==> flow/design.v <==
`timescale 1ns/1ps
module axi_fifo #(
    parameter WIDTH     = 32,
    parameter DEPTH     = 16,
    parameter PTR_WIDTH = 4    
)(
    input  logic             clk,
    input  logic             resetn, 
    input  logic             push,
    input  logic [WIDTH-1:0] fifo_wdata,
    input  logic             pop,
    output wire  [WIDTH-1:0] fifo_rdata,
    output wire              fifo_full,
    output wire              fifo_empty
);
logic [WIDTH-1:0]   mem [DEPTH-1:0];
logic [PTR_WIDTH:0] wptr;
logic [PTR_WIDTH:0] rptr;
wire [PTR_WIDTH:0] fill_level;
wire               wrap;
always @(posedge clk) begin
    if (push && (!fifo_full)) begin
        mem[wptr[PTR_WIDTH-1:0]] <= fifo_wdata;
    end
end
always @(posedge clk or negedge resetn) begin
    if (!resetn) begin
        wptr <= {PTR_WIDTH+1{1'b0}};
    end else if (push && (!fifo_full)) begin
        wptr <= wptr + {{(PTR_WIDTH){1'b0}}, 1'b1};
    end
end
always @(posedge clk or negedge resetn) begin
    if (!resetn) begin
        rptr <= {PTR_WIDTH+1{1'b0}};
    end else if (pop && (!fifo_empty)) begin
        rptr <= rptr + {{(PTR_WIDTH){1'b0}}, 1'b1};
    end
end
assign wrap = wptr[PTR_WIDTH] ^ rptr[PTR_WIDTH];
assign fill_level = {wrap, wptr[PTR_WIDTH-1:0]} - {1'b0, rptr[PTR_WIDTH-1:0]};
assign fifo_full = (fill_level == DEPTH);
assign fifo_empty = (fill_level == {PTR_WIDTH+1{1'b0}});
assign fifo_rdata = mem[rptr[PTR_WIDTH-1:0]];
endmodule
`timescale 1ns/1ps
module axi4_dut 
   (
    input wire ACLK,
    input wire ARESETn,
    input wire [4-1:0] MEM_AWID,
    input wire [32-1:0] MEM_AWADDR,
    input wire [8-1:0] MEM_AWLEN,
    input wire [3-1:0] MEM_AWSIZE,
    input wire [2-1:0] MEM_AWBURST,
    input wire [1-1:0] MEM_AWLOCK,
    input wire [4-1:0] MEM_AWCACHE,
    input wire [3-1:0] MEM_AWPROT,
    input wire [4-1:0] MEM_AWQOS,
    input wire MEM_AWVALID,
    output wire MEM_AWREADY,
    input wire [32-1:0] MEM_WDATA,
    input wire [(32/8)-1:0] MEM_WSTRB,
    input wire MEM_WLAST,
    input wire MEM_WVALID,
    output wire MEM_WREADY,
    output wire [4-1:0] MEM_BID,
    output wire [2-1:0] MEM_BRESP,
    output wire MEM_BVALID,
    input wire MEM_BREADY,
    input wire [4-1:0] MEM_ARID,
    input wire [32-1:0] MEM_ARADDR,
    input wire [8-1:0] MEM_ARLEN,
    input wire [3-1:0] MEM_ARSIZE,
    input wire [2-1:0] MEM_ARBURST,
    input wire [1-1:0] MEM_ARLOCK,
    input wire [4-1:0] MEM_ARCACHE,
    input wire [3-1:0] MEM_ARPROT,
    input wire [4-1:0] MEM_ARQOS,
    input wire MEM_ARVALID,
    output wire MEM_ARREADY,
    output wire [4-1:0] MEM_RID,
    output wire [32-1:0] MEM_RDATA,
    output wire [2-1:0] MEM_RRESP,
    output wire MEM_RLAST,
    output wire MEM_RVALID,
    input wire MEM_RREADY
);
reg [32-1:0] reg_bank [0:32-1];
wire	aw_push;
wire	aw_pop;
wire	w_push;
wire	w_pop;
wire	ar_push;
wire	ar_pop;
wire	r_push;
wire	r_pop;
wire	b_push;
wire	b_pop;
wire	aw_fifo_full;
wire	aw_fifo_empty;
wire	w_fifo_full;
wire	w_fifo_empty;
wire	ar_fifo_full;
wire	ar_fifo_empty;
wire	r_fifo_full;
wire	r_fifo_empty;
wire	b_fifo_full;
wire	b_fifo_empty;
wire [(32 + 8 + 3 + 2 + 4 + 3 + 1 + 4 +  4 + 7  )-1:0] aw_fifo_wdata;
wire [(32 + 8 + 3 + 2 + 4 + 3 + 1 + 4 +  4 + 7  )-1:0] aw_fifo_rdata;
wire [( 32 + 8 + 3 + 2 + 4 + 3 +1 +4 +4 + 7 )-1:0] ar_fifo_wdata;
wire [( 32 + 8 + 3 + 2 + 4 + 3 +1 +4 +4 + 7 )-1:0] ar_fifo_rdata;
wire [(1 + (32/8) + 32 )-1:0]  w_fifo_wdata;
wire [(1 + (32/8) + 32 )-1:0]  w_fifo_rdata;
wire [( 32 + 2 + 4 + 2 )-1:0]  r_fifo_rdata;
wire [(2 + 4 )-1:0]  b_fifo_wdata;
wire [(2 + 4 )-1:0]  b_fifo_rdata;
reg [( 32 + 2 + 4 + 2 )-1:0] r_fifo_wdata;
reg [2-1:0] bresp_int;  
axi_fifo #(
    .WIDTH((32 + 8 + 3 + 2 + 4 + 3 + 1 + 4 +  4 + 7  )),
    .DEPTH(16),
    .PTR_WIDTH(4)
) aw_fifo (
    .clk(ACLK),
    .resetn(ARESETn),
    .push(aw_push),
    .fifo_wdata(aw_fifo_wdata),
    .pop(aw_pop),
    .fifo_rdata(aw_fifo_rdata),
    .fifo_full(aw_fifo_full),
    .fifo_empty(aw_fifo_empty)
);
assign aw_push = MEM_AWVALID && MEM_AWREADY && !aw_fifo_full;
assign MEM_AWREADY = !aw_fifo_full;
assign aw_pop = !aw_fifo_empty && !w_fifo_empty && !b_fifo_full;
assign aw_fifo_wdata = {MEM_AWID, MEM_AWADDR, MEM_AWLEN, {{1'b0}, MEM_AWSIZE}, {{2'b00}, MEM_AWBURST}, MEM_AWCACHE, {{1'b0}, MEM_AWPROT}, {{3'b000}, MEM_AWLOCK}, MEM_AWQOS};  
axi_fifo #(
    .WIDTH((1 + (32/8) + 32 )),
    .DEPTH(16),
    .PTR_WIDTH(4)
) w_fifo (
    .clk(ACLK),
    .resetn(ARESETn),
    .push(w_push),
    .fifo_wdata(w_fifo_wdata),
    .pop(w_pop),
    .fifo_rdata(w_fifo_rdata),
    .fifo_full(w_fifo_full),
    .fifo_empty(w_fifo_empty)
);
assign w_push = MEM_WVALID && MEM_WREADY && !w_fifo_full;
assign MEM_WREADY = !w_fifo_full;
assign w_pop = !w_fifo_empty && aw_pop;
assign w_fifo_wdata = {MEM_WLAST, MEM_WSTRB, MEM_WDATA};
axi_fifo #(
    .WIDTH((2 + 4 )),
    .DEPTH(16),
    .PTR_WIDTH(4)
) b_fifo (
    .clk(ACLK),
    .resetn(ARESETn),
    .push(b_push),
    .fifo_wdata(b_fifo_wdata),
    .pop(b_pop),
    .fifo_rdata(b_fifo_rdata),
    .fifo_full(b_fifo_full),
    .fifo_empty(b_fifo_empty)
);
assign b_push = w_pop && !b_fifo_full && aw_pop;
assign b_pop = MEM_BREADY && MEM_BVALID;
assign MEM_BVALID = !b_fifo_empty;
assign MEM_BID = b_fifo_rdata[(2 + 4 )-1:(2 + 4 )-4];
assign MEM_BRESP = b_fifo_rdata[(2 + 4 )-4-1:0];
assign b_fifo_wdata = {aw_fifo_rdata[(32 + 8 + 3 + 2 + 4 + 3 + 1 + 4 +  4 + 7  )-1:(32 + 8 + 3 + 2 + 4 + 3 + 1 + 4 +  4 + 7  )-4], bresp_int};
axi_fifo #(
    .WIDTH(( 32 + 8 + 3 + 2 + 4 + 3 +1 +4 +4 + 7 )),
    .DEPTH(16),
    .PTR_WIDTH(4)
) ar_fifo (
    .clk(ACLK),
    .resetn(ARESETn),
    .push(ar_push),
    .fifo_wdata(ar_fifo_wdata),
    .pop(ar_pop),
    .fifo_rdata(ar_fifo_rdata),
    .fifo_full(ar_fifo_full),
    .fifo_empty(ar_fifo_empty)
);
assign ar_push = MEM_ARVALID && MEM_ARREADY && !ar_fifo_full;  
assign MEM_ARREADY = !ar_fifo_full;
assign ar_pop = !ar_fifo_empty && !r_fifo_full;
assign ar_fifo_wdata = {MEM_ARID, MEM_ARADDR, MEM_ARLEN, {{1'b0}, MEM_ARSIZE}, {{2'b00}, MEM_ARBURST}, MEM_ARCACHE, {{1'b0}, MEM_ARPROT}, {{3'b000}, MEM_ARLOCK}, MEM_ARQOS};
axi_fifo #(
    .WIDTH(( 32 + 2 + 4 + 2 )),
    .DEPTH(16),
    .PTR_WIDTH(4)
) r_fifo (
    .clk(ACLK),
    .resetn(ARESETn),
    .push(r_push),
    .fifo_wdata(r_fifo_wdata),
    .pop(r_pop),
    .fifo_rdata(r_fifo_rdata),
    .fifo_full(r_fifo_full),
    .fifo_empty(r_fifo_empty)
);
assign r_push = ar_pop && !r_fifo_full;
assign r_pop = MEM_RREADY && MEM_RVALID;
assign MEM_RVALID = !r_fifo_empty;
assign MEM_RID = r_fifo_rdata[( 32 + 2 + 4 + 2 )-1:2+2+32];
assign MEM_RDATA = r_fifo_rdata[32-1:0];
assign MEM_RRESP = r_fifo_rdata[2+2+32-1:32];
assign MEM_RLAST = 1'b1;
always @(posedge ACLK or negedge ARESETn) begin
    if (!ARESETn) begin
        integer i;
        for (i = 0; i < 32; i = i + 1) begin
            reg_bank[i] <= {32{1'b0}};
        end
    end else begin
        if (aw_pop && w_pop) begin
            if (aw_fifo_rdata[(32 + 8 + 3 + 2 + 4 + 3 + 1 + 4 +  4 + 7  )-5:32] >= 32'h00000000 && aw_fifo_rdata[(32 + 8 + 3 + 2 + 4 + 3 + 1 + 4 +  4 + 7  )-5:32] <= 32'h0000001F) begin
                reg_bank[aw_fifo_rdata[(32 + 8 + 3 + 2 + 4 + 3 + 1 + 4 +  4 + 7  )-5:32]] <= w_fifo_rdata[32-1:0];
            end
        end
    end
end
always @(*) begin
    bresp_int = 2'b00;
    if (aw_pop && w_pop) begin
        if (aw_fifo_rdata[(32 + 8 + 3 + 2 + 4 + 3 + 1 + 4 +  4 + 7  )-5:32] >= 32'h00000000 && aw_fifo_rdata[(32 + 8 + 3 + 2 + 4 + 3 + 1 + 4 +  4 + 7  )-5:32] <= 32'h0000001F) begin
            bresp_int = 2'b00;  
        end else begin
            bresp_int = 2'b11;  
        end
    end
end
always @(*) begin
    r_fifo_wdata = {( 32 + 2 + 4 + 2 ){1'b0}};
    if (!ARESETn) begin
        r_fifo_wdata = {( 32 + 2 + 4 + 2 ){1'b0}};
    end else begin
        if (ar_pop) begin
            if (ar_fifo_rdata[( 32 + 8 + 3 + 2 + 4 + 3 +1 +4 +4 + 7 )-5:32] >= 32'h00000000 && ar_fifo_rdata[( 32 + 8 + 3 + 2 + 4 + 3 +1 +4 +4 + 7 )-5:32] <= 32'h0000001F) begin
                r_fifo_wdata = {ar_fifo_rdata[( 32 + 8 + 3 + 2 + 4 + 3 +1 +4 +4 + 7 )-1:( 32 + 8 + 3 + 2 + 4 + 3 +1 +4 +4 + 7 )-4], {{2'b00}, 2'b00}, reg_bank[ar_fifo_rdata[( 32 + 8 + 3 + 2 + 4 + 3 +1 +4 +4 + 7 )-5:32]]};
            end else begin
                r_fifo_wdata = {ar_fifo_rdata[( 32 + 8 + 3 + 2 + 4 + 3 +1 +4 +4 + 7 )-1:( 32 + 8 + 3 + 2 + 4 + 3 +1 +4 +4 + 7 )-4], {{2'b00}, 2'b11}, {32{1'b0}}};  
            end
        end
    end
end
endmodule
# Step by step through the tools: axi4_dut
# What the tools print for axi4_dut, step after step.
# Line numbers count from 1 in the design file above.
# Operators carry their Yosys type and port widths (W data, S select, Z words).
# Library cell names are shortened.
# Not given: n/a
# inputs
top	axi4_dut
clk_port	ACLK
library	sky130hd
corner	tt_025C_1v80

# After elaboration
# Source: Yosys, flattened and elaborated. Widths are those after wreduce. Registers that Yosys merges into a memory's read port (data or address) are not register bits. Print and check cells do not count. Equal cells are merged and count once.
# Memory sizes are those after Yosys's memory passes, which may raise the word count (mostly to a power of two), join words into wider ones and drop unused or constant bits.
# word_totals
ff_bits	1074
ram_bits	3504
n_memories	5
out_inout_bits	50
# mem_list
memory	words	word_bits	read_ports	wr	line_no	rtl
ar_fifo.mem	16	68	1	1	16	logic [WIDTH-1:0]   mem [DEPTH-1:0];
aw_fifo.mem	16	68	1	1	16
r_fifo.mem	16	40	1	1	16
w_fifo.mem	16	37	1	1	16
b_fifo.mem	16	6	1	1	16
# classes
add_sub_neg	15
compare	4
n_eq	67
mux	21
n_logic	5
n_reduce_logical	77
# op_table
op	count
$pmux W32 S32	1
$eq A5 B5 Y1 const B	37
$mux W68	2
$mux W40	3
$reduce_and A3 Y1	32
$eq A5 B4 Y1 const B	16
$ge A32 B1 Y1 const B	2
$le A32 B5 Y1 const B	2
$add A5 B1 Y5 const B	10
$eq A5 B3 Y1 const B	8
$mux W37	1
$logic_not A5 Y1	7
$mux W34	1
$logic_and A1 B1 Y1	28
$sub A5 B4 Y5	5
$eq A5 B2 Y1 const B	4
$mux W4	5
$logic_not A1 Y1	10
$eq A5 B1 Y1 const B	2
$mux W6	1
$xor A1 B1 Y1	5
$mux W1	5
$mux W2	2

# Logic depth
# Longest topological path by Yosys (ltp), each cell counted once; first at word level (registers and memories cut), then after technology mapping (sequential cells cut; the memories' decode and read muxes count).
# depth
word_depth	11
abc_area	0
depth_mapped	15

# Netlist
# Yosys stat after the flow's synthesis: flattened, memories mapped to cells. It holds for the ABC_AREA given above (unset counts as 0); a run with the other value may have another netlist.
# types
cell	count	type_area_um2
edfxtp_1	2336	7.01E+04
dfrtp_1	1074	2.69E+04
mux4_2	451	1.02E+04
mux2_2	704	7.93E+03
mux2_1	349	3.93E+03
nor4_1	177	1.11E+03
a22oi_1	141	1.06E+03
clkbuf_1	280	1.05E+03
mux2i_1	97	970.931
buf_2	133	665.638
ha_1	45	563.04
nand4_1	86	538.016
nand3_1	107	535.514
nand2_1	128	480.461
nor2_1	113	424.157
nor3_1	84	420.403
a2111oi_0	47	411.645
and3_1	64	400.384
# Other cell types: 74; their cells: 798.
# synth_totals
mapped_cells	7214
synth_area_um2	133608.1
sequential_area_um2	97023.1
flip_flops	3410
n_buf	482
# The figures by module come from a second, unflattened synthesis with its own total; it is not the netlist above.
# hier_totals
cells_unflattened	9222
area_unflattened_um2	182471.3
# Each row is one instance without its submodules.
# by_module
module	instances	cells	mod_area_um2	seq_area_um2
axi_fifo	2	1594	41609.9	32921.6
axi4_dut	1	3681	46652.2	25624.6
axi_fifo	1	1192	25072.8	19468.7
axi_fifo	1	908	23034.6	18027.3
axi_fifo	1	253	4491.8	3133.0

# Path before layout
# Source: OpenSTA report_checks on the synthesized netlist (no wires, ideal clock, input and output delay 20% of the period each), path of least setup slack; recovery checks are left aside. Register names are those of the netlist, which keeps one name where synthesis merged equal registers.
# synth_path
path_kind	reg-to-reg
startpoint	register ar_fifo.rptr[2]
endpoint	memory r_fifo.mem[3][0]
tclk_ns	10.0
setup_time_ns	0.477
t_first_pin_ns	0.000
t_arrival_ns	5.791
t_required_ns	9.523
setup_slack_ns	3.732
path_delay_ns	6.268
stages	15
path_buffers	5
period_less_setup_slack_ns	6.268
# "path_delay_ns" = arrival - input delay + setup time.
# "stages": output pins that drive a net of the path, with the launching flip-flop's if there is one; two outputs of one cell count as two.
# "period_less_setup_slack_ns" = period - worst setup slack (recovery checks aside). The figure is calculated, with input and output delays left at 20% of the set period.
# Between the ends stands the longest chain of elaborated cells between them, by number of cells; it is not shown to be the way that was timed. Of several equally long chains one is given.
# Each line given opens the expression or statement behind the cell; cells for indexed reads and writes are added by Yosys, which also makes memories of some case tables.
# The path ends at the enable pin of a flip-flop; only ways to that pin are counted.
# synth_between
cell_sequence	dfrtp_1 > buf_2 > clkbuf_1 > clkbuf_1 > buf_1 > clkinv_1 > ha_1 > o21ai_0 > a21bo_2 > a22oi_1 > nor2_1 > a22oi_1 > clkbuf_1 > nand2_1 > nor3_1
elab_chain_cells	7
cone_cells	8
classes_between	1 x add/sub; 2 x mux; 5 x reduce/logical
# synth_rtl
item	line_no	rtl
start: declaration	18	logic [PTR_WIDTH:0] rptr;
start: assignment	35	rptr <= {PTR_WIDTH+1{1'b0}};
start: assignment	37	rptr <= rptr + {{(PTR_WIDTH){1'b0}}, 1'b1};
$sub A5 B4 Y5	41	assign fill_level = {wrap, wptr[PTR_WIDTH-1:0]} - {1'b0, rptr[PTR_WIDTH-1:0]};
$logic_not A5 Y1	43	assign fifo_empty = (fill_level == {PTR_WIDTH+1{1'b0}});
$logic_not A1 Y1	193	assign ar_pop = !ar_fifo_empty && !r_fifo_full;
$logic_and A1 B1 Y1	193
$logic_and A1 B1 Y1	209	assign r_push = ar_pop && !r_fifo_full;
$logic_and A1 B1 Y1	22	if (push && (!fifo_full)) begin
$mux W4	22
end: declaration	16	logic [WIDTH-1:0]   mem [DEPTH-1:0];

# Path in the finished layout
# From the final timing report of entry A: the path of least setup slack in the routed layout; clock arrival at registers is part of the times.
# layout_path
path_kind	reg-to-output
startpoint	register r_fifo.rptr[0]
endpoint	output MEM_RDATA[12]
tclk_ns	7.22
output_delay_ns	1.44
t_first_pin_ns	0.93
t_arrival_ns	4.11
t_required_ns	5.78
setup_slack_ns	1.67
stages	5
path_buffers	2
# Between the ends stands the longest chain of elaborated cells between them, by number of cells; it is not shown to be the way that was timed. Of several equally long chains one is given.
# A memory read counts as a cell of the chain, while the word-level depth stops at memories.
# layout_between
cell_sequence	dfrtp_4 > buf_4 > mux4_2 > mux4_2 > clkdlybuf4s50_1
elab_chain_cells	1
cone_cells	1
classes_between	1 x memory
# layout_rtl
item	line_no	rtl
start: declaration	18	logic [PTR_WIDTH:0] rptr;
start: assignment	35	rptr <= {PTR_WIDTH+1{1'b0}};
start: assignment	37	rptr <= rptr + {{(PTR_WIDTH){1'b0}}, 1'b1};
$mem_v2 Z16 W40	16	logic [WIDTH-1:0]   mem [DEPTH-1:0];
end: declaration	83	output wire [32-1:0] MEM_RDATA,

# Settings and measured results of 3 stored flow runs for module axi4_dut (sky130hd), not sorted in any way. The constraints put input and output delay at 20% of the set period each and load the outputs with 0.01 pF.
# "power_mw": no workload was simulated; the value follows from the tool's default switching activity.
# Among the settings, . means not set for that run.
# A result given as . is not shown for that run.
run name	CELL_PAD_IN_SITES_DETAIL_PLACEMENT	CELL_PAD_IN_SITES_GLOBAL_PLACEMENT	CORE_MARGIN	CTS_CLUSTER_DIAMETER	CTS_CLUSTER_SIZE	GPL_ROUTABILITY_DRIVEN	MAX_ROUTING_LAYER	MIN_ROUTING_LAYER	PLACE_DENSITY	SETUP_SLACK_MARGIN	SLEW_MARGIN	TNS_END_PERCENT	period_ns	CAP_MARGIN	CORE_UTILIZATION	PLACE_DENSITY_LB_ADDON	power_mw	fin_ws_ns	utilization_pct	yosys_chip_area_um2	final_die_area_um2
entry A	0	2	9	206	82	1	met4	met2	0.41	1.39	40	45	7.22	20	40	.	55.767	1.668	43.8	133608.1	355150.0
entry B	.	.	2	.	.	.	.	.	0.6	.	20	.	6.84	20	51	.	67.943	1.063	58.6	133608.1	266086.0
entry C	1	.	9	.	88	0	met4	met2	.	1.39	20	.	4.94	20	40	0.16	.	.	.	.	.
# Entry C: unfinished; error GRT-0232 in routing
